==> flow/design.v <==
module alu (input signed [31:0] in1, input signed [31:0] in2, input [3:0] opCode, input [4:0] shiftAmt, output signed [31:0] result);
	assign result = opCode == 0 ? in1 + in2 :
			opCode == 1 ? in1 - in2 :
			opCode == 2 ? in1 & in2 :
			opCode == 3 ? in1 | in2 :
			opCode == 4 ? in1 << shiftAmt :
			opCode == 5 ? in1 >> shiftAmt :
			opCode == 6 ? in1 >>> shiftAmt :
			opCode == 7 ? in1 > in2 ? 1 : 0 :
			opCode == 8 ? in1 < in2 ? 1 : 0 : 0;
endmodule
module mux (input selCh, input [31:0] inCh0, input [31:0] inCh1, output [31:0] selData);
	assign selData = selCh == 0 ? inCh0 :
			  selCh == 1 ? inCh1 : 0;
endmodule
module registerFile (input wrEnable, input [4:0] wrReg, input [31:0] wrData, input [4:0] rdReg1, output [31:0] rdData1, input [4:0] rdReg2, output [31:0] rdData2, input clk);
	reg [31:0] regFile [31:0];
	assign rdData1 = regFile[rdReg1];
	assign rdData2 = regFile[rdReg2];
	always @(posedge clk) begin if (wrEnable) begin regFile[wrReg] <= wrData; end end
endmodule
module project (input wrEnable, input [4:0] wrReg, input [4:0] rdReg1, input [4:0] rdReg2, input clk, input [3:0] opCode, input [4:0] shiftAmt, output signed [31:0] result, input selCh, input [31:0] selData);
	wire [31:0] selected;
	wire signed [31:0] rdData1;
	wire signed [31:0] rdData2;
	registerFile regFile1 (wrEnable, wrReg, selected, rdReg1, rdData1, rdReg2, rdData2, clk);
	alu alu1 (rdData1, rdData2, opCode, shiftAmt, result);
	mux m1 (selCh, selData, result, selected);
endmodule
---- From RTL to reports: project ----
The steps from the RTL of project to its reports follow in flow order.
Lines are those of the file above, counted from 1.
Operators carry their Yosys type and port widths (W data, S select, Z words).
Cell names lack the library's common part.
Not given: -
inputs
  design top .............................. project
  clock port .............................. clk
  library ................................. sky130hd
  library corner .......................... tt_025C_1v80

---- After elaboration ----
Counts by Yosys on the flattened word-level netlist (proc, flatten, opt, wreduce; memories kept). Register bits leave out memories and registers merged into their read ports (data or address); mux counts leave out enables and synchronous resets folded into registers. Print and check cells are left out. Cells with the same type and inputs are merged into one.
Memory sizes are those after Yosys's memory passes, which may raise the word count (mostly to a power of two), join words into wider ones and drop unused or constant bits.
cells by class
  add/sub/neg operators ................... 2
  bitwise operators ....................... 2
  reduce/logical cells .................... 1
  shifts and indexed selects .............. 3
  multiplexer cells ....................... 15
  $lt $le $gt $ge ......................... 2
  equal/unequal tests ..................... 8
operators by type and width
  cell                  count
  $mux W32              11
  $add A32 B32 Y32      1
  $sub A32 B32 Y32      1
  $gt A32 B32 Y1        1
  $lt A32 B32 Y1        1
  $and A32 B32 Y32      1
  $or A32 B32 Y32       1
  $shl A32 B5 Y32       1
  $shr A32 B5 Y32       1
  $sshr A32 B5 Y32      1
  $eq A4 B3 Y1 const B  4
  $eq A4 B2 Y1 const B  2
  $mux W5               1
  $eq A4 B1 Y1 const B  1
  $eq A4 B4 Y1 const B  1
  $logic_not A4 Y1      1
  $mux W1               3
storage and ports
  memories ................................ 1
  input bits .............................. 59
  flip-flop bits (word level) ............. 0
  cells after elaboration ................. 34
  bits in writable memories ............... 1024
memory list
  name              depth  width  rd ports  wr ports  line  RTL
  regFile1.regFile  32     32     2         1         17    reg [31:0] regFile [31:0];

---- Depth ----
Yosys ltp: most cells in a row. Word level: on the elaborated netlist, between registers, memories and ports. Mapped: between sequential cells and ports; inverters and the memories' decode and read muxes count.
depth
  depth after elaboration ................. 13
  ABC_AREA ................................ 0
  gate-level depth with buffers ........... 25
  depth with buffers taken out ............ 19

---- Netlist ----
Yosys stat after the flow's synthesis: flattened, memories mapped to cells. It holds for the ABC_AREA given above (unset counts as 0); a run with the other value may have another netlist.
cell types
  type      count
  edfxtp_1  1024
  mux4_2    447
  mux2i_1   415
  a22oi_1   178
  ha_1      96
  nor2_1    188
  nand2_1   169
  a21oi_1   116
  clkbuf_1  152
  o21ai_0   84
  nand3_1   75
  mux2_2    32
  inv_1     91
  a31oi_1   46
  buf_2     56
  o22ai_1   44
  a22o_1    29
  a211oi_1  29
Not listed: further types 71, cells in them 498.
mapped netlist
  area of sequential cells ................ 30749.5 µm²
  mapped flip-flops ....................... 1024
  synthesis area .......................... 56554.2 µm²
  buffer cells ............................ 299
  cell count .............................. 3769
By module: a second synthesis without flattening, with its own total; a netlist apart from the flattened one above.
unflattened totals
  cells (unflattened synthesis) ........... 4666
  area (unflattened synthesis) ............ 58314.7 µm²
Rows give one instance, submodules left out.
by module
  module        cells  times used  area (µm²)
  registerFile  3386   1           48789.3
  alu           1244   1           8981.1
  mux           36     1           544.3
  project       0      1           0.0

---- Path before layout ----
OpenSTA on the mapped netlist: ideal clock, no wires. The path of least setup slack (recovery checks aside). Input and output delay are each 20% of the period. Register names are those of the netlist, which keeps one name where synthesis merged equal registers.
timing after synthesis
  path type ............................... input port to output port
  start point ............................. input rdReg2[0]
  end point ............................... output result[31]
  stages .................................. 17
  path slack .............................. 907 ps
  delay of the path ....................... 5093 ps
  data arrival time ....................... 7093 ps
  path buffers ............................ 3
  period .................................. 10000 ps
  external input delay .................... 2000 ps
  period reached after synthesis .......... 9093 ps
"delay of the path" = arrival - input delay + setup time.
A path that ends at an output port has no setup time.
"stages": output pins that drive a net of the path, with the launching flip-flop's if there is one; two outputs of one cell count as two.
"period reached after synthesis" = period - worst setup slack (recovery checks aside). The figure is calculated, with input and output delays left at 20% of the set period.
Between the ends stands the longest chain of elaborated cells between them, by number of cells; it is not shown to be the way that was timed. Of several equally long chains one is given.
A line is the first line of the expression or statement that the cell stems from. Yosys adds cells for indexed reads and writes and turns some case tables into memories.
A memory read counts as a cell of the chain, while the word-level depth stops at memories.
between the ends, after synthesis
  cells stage by stage .................... clkbuf_1 > clkbuf_1 > buf_1 > mux4_2 > mux4_2 > mux2i_1 > ha_1 > a211oi_1 > o21ai_0 > a41oi_1 > o21bai_1 > a311o_1 > a31oi_1 > o21ai_0 > a211o_1 > and3_1 > o31ai_1
  cells in the longest elaborated chain ... 6
  elaborated cells on any way between the ends .. 9
  classes of those cells .................. 2 x add/sub; 4 x mux; 2 x logic; 1 x memory
ends and longest elaborated chain, after synthesis
  item             line  RTL
  start, declared  22    module project (input wrEnable, input [4:0] wrReg, input [4:0] rdReg1, input [4:0] rdReg2, input clk, input [3 ...
  $mem_v2 Z32 W32  17    reg [31:0] regFile [31:0];
  $or A32 B32 Y32  5     opCode == 3 ? in1 | in2 :
  $mux W32         5
  $mux W32         4     opCode == 2 ? in1 & in2 :
  $mux W32         3     opCode == 1 ? in1 - in2 :
  $mux W32         2     assign result = opCode == 0 ? in1 + in2 :
  end, declared    22

---- Path in the finished layout ----
Path of least setup slack in the final report of stored run 1 (OpenROAD, finished layout, wires in). Where an end is a register, its clock arrival counts in the times.
The report prints the path's times to 10 ps; the period is as set.
timing after layout
  path type ............................... input port to output port
  start point ............................. input rdReg1[0]
  end point ............................... output result[20]
  period .................................. 9880 ps
  path slack .............................. -70 ps
  stages .................................. 15
  external input delay .................... 1980 ps
  path buffers ............................ 5
  data arrival time ....................... 7970 ps
Between the ends stands the longest chain of elaborated cells between them, by number of cells; it is not shown to be the way that was timed. Of several equally long chains one is given.
A memory read counts as a cell of the chain, while the word-level depth stops at memories.
between the ends, after layout
  cells stage by stage .................... clkdlybuf4s50_1 > buf_4 > and2_2 > buf_12 > a22o_1 > nor3_1 > a211oi_1 > inv_1 > mux2_2 > a21boi_0 > o221ai_1 > a2111oi_0 > buf_4 > o22ai_1 > clkdlybuf4s50_1
  cells in the longest elaborated chain ... 9
  elaborated cells on any way between the ends .. 15
  classes of those cells .................. 2 x add/sub; 3 x shift; 7 x mux; 2 x logic; 1 x memory
ends and longest elaborated chain, after layout
  item              line  RTL
  start, declared   22    module project (input wrEnable, input [4:0] wrReg, input [4:0] rdReg1, input [4:0] rdReg2, input clk, input [3 ...
  $mem_v2 Z32 W32   17    reg [31:0] regFile [31:0];
  $sshr A32 B5 Y32  8     opCode == 6 ? in1 >>> shiftAmt :
  $mux W32          8
  $mux W32          7     opCode == 5 ? in1 >> shiftAmt :
  $mux W32          6     opCode == 4 ? in1 << shiftAmt :
  $mux W32          5     opCode == 3 ? in1 | in2 :
  $mux W32          4     opCode == 2 ? in1 & in2 :
  $mux W32          3     opCode == 1 ? in1 - in2 :
  $mux W32          2     assign result = opCode == 0 ? in1 + in2 :
  end, declared     22

Data sheet: physical implementation of project

Flow measurements of project on sky130hd: 7 stored runs with different settings, listed in no order. Input and output delays are each 20% of the period that was set; the output load is 0.01 pF.
By "time on the worst setup path" is meant the share of the clock period that the worst setup path is allowed (20% is reserved at inputs, 20% at outputs), minus its slack. Clock arrival times at its registers enter into it.
"total power of the final layout": no workload was simulated; the value follows from the tool's default switching activity.
"time on the worst setup path" is known to 10 ps.

---- stored run 1 ----
settings
  period_ns = 9.88
  CAP_MARGIN = 20
  CORE_MARGIN = 2
  CORE_UTILIZATION = 40
  SLEW_MARGIN = 20
results
  setup slack of the worst path ........... -71 ps
  area inside the die boundary ............ 144408.0 µm²
  total power of the final layout ......... 11.106 mW
  time on the worst setup path ............ 6000 ps
  critical path type ...................... input port to output port
  post-synthesis cell area ................ 56554.2 µm²
  post-layout utilization ................. 46.8 %

---- stored run 2 ----
settings
  CELL_PAD_IN_SITES_DETAIL_PLACEMENT = 1
  HOLD_SLACK_MARGIN = 0.06
  MIN_ROUTING_LAYER = met2
  period_ns = 10.0
  CAP_MARGIN = 20
  CORE_MARGIN = 2
  CORE_UTILIZATION = 40
  SLEW_MARGIN = 20
results
  setup slack of the worst path ........... -173 ps
  area inside the die boundary ............ 144408.0 µm²
  total power of the final layout ......... 11.489 mW
  time on the worst setup path ............ 6170 ps
  critical path type ...................... input port to output port
  post-synthesis cell area ................ 56554.2 µm²
  post-layout utilization ................. 47.6 %

---- stored run 3 ----
settings
  CELL_PAD_IN_SITES_DETAIL_PLACEMENT = 0
  CORE_UTILIZATION = 17
  GPL_TIMING_DRIVEN = 1
  MAX_ROUTING_LAYER = met4
  MIN_ROUTING_LAYER = met1
  PLACE_DENSITY_LB_ADDON = 0.22
  SETUP_SLACK_MARGIN = 2.12
  SLEW_MARGIN = 35
  period_ns = 15.7
  CAP_MARGIN = 20
  CORE_MARGIN = 2
results
  setup slack of the worst path ........... 2551 ps
  area inside the die boundary ............ 337300.0 µm²
  total power of the final layout ......... 7.310 mW
  time on the worst setup path ............ 6870 ps
  critical path type ...................... input port to output port
  post-synthesis cell area ................ 56554.2 µm²
  post-layout utilization ................. 20.4 %

---- stored run 4 ----
settings
  period_ns = 7.71
  CAP_MARGIN = 20
  CORE_MARGIN = 2
  CORE_UTILIZATION = 40
  SLEW_MARGIN = 20
results
  setup slack of the worst path ........... -143 ps
  area inside the die boundary ............ 144408.0 µm²
  total power of the final layout ......... 15.306 mW
  time on the worst setup path ............ 4770 ps
  critical path type ...................... input port to output port
  post-synthesis cell area ................ 56554.2 µm²
  post-layout utilization ................. 51.6 %

---- stored run 5 ----
settings
  ABC_AREA = 1
  CELL_PAD_IN_SITES_GLOBAL_PLACEMENT = 3
  CORE_ASPECT_RATIO = 1.16
  CORE_UTILIZATION = 53
  CTS_CLUSTER_DIAMETER = 81
  CTS_CLUSTER_SIZE = 72
  GPL_ROUTABILITY_DRIVEN = 0
  GPL_TIMING_DRIVEN = 0
  TNS_END_PERCENT = 15
  period_ns = 10.4
  CAP_MARGIN = 20
  CORE_MARGIN = 2
  SLEW_MARGIN = 20
results
  did not finish, placement stopped with GPL-0301

---- stored run 6 ----
settings
  ABC_AREA = 1
  CAP_MARGIN = 35
  CELL_PAD_IN_SITES_DETAIL_PLACEMENT = 0
  CELL_PAD_IN_SITES_GLOBAL_PLACEMENT = 3
  CORE_ASPECT_RATIO = 0.66
  CORE_UTILIZATION = 34
  CTS_CLUSTER_SIZE = 32
  GPL_ROUTABILITY_DRIVEN = 1
  HOLD_SLACK_MARGIN = 0.3
  MAX_ROUTING_LAYER = met5
  MIN_ROUTING_LAYER = met1
  PLACE_DENSITY_LB_ADDON = 0.19
  SETUP_SLACK_MARGIN = 0.96
  SLEW_MARGIN = 15
  TNS_END_PERCENT = 35
  period_ns = 8.37
  CORE_MARGIN = 2
results
  setup slack of the worst path ........... 568 ps
  area inside the die boundary ............ 178162.0 µm²
  total power of the final layout ......... 14.166 mW
  time on the worst setup path ............ 4450 ps
  critical path type ...................... input port to output port
  post-synthesis cell area ................ 59408.2 µm²
  post-layout utilization ................. 43.4 %

---- stored run 7 ----
settings
  CAP_MARGIN = 5
  CELL_PAD_IN_SITES_DETAIL_PLACEMENT = 1
  CORE_MARGIN = 7
  CORE_UTILIZATION = 39
  HOLD_SLACK_MARGIN = 0.06
  MAX_ROUTING_LAYER = met4
  MIN_ROUTING_LAYER = met2
  TNS_END_PERCENT = 90
  period_ns = 6.69
  SLEW_MARGIN = 20
results
  setup slack of the worst path ........... -1030 ps
  area inside the die boundary ............ 155867.0 µm²
  total power of the final layout ......... 18.617 mW
  time on the worst setup path ............ 5040 ps
  critical path type ...................... input port to output port
  post-synthesis cell area ................ 56554.2 µm²
  post-layout utilization ................. 52.6 %
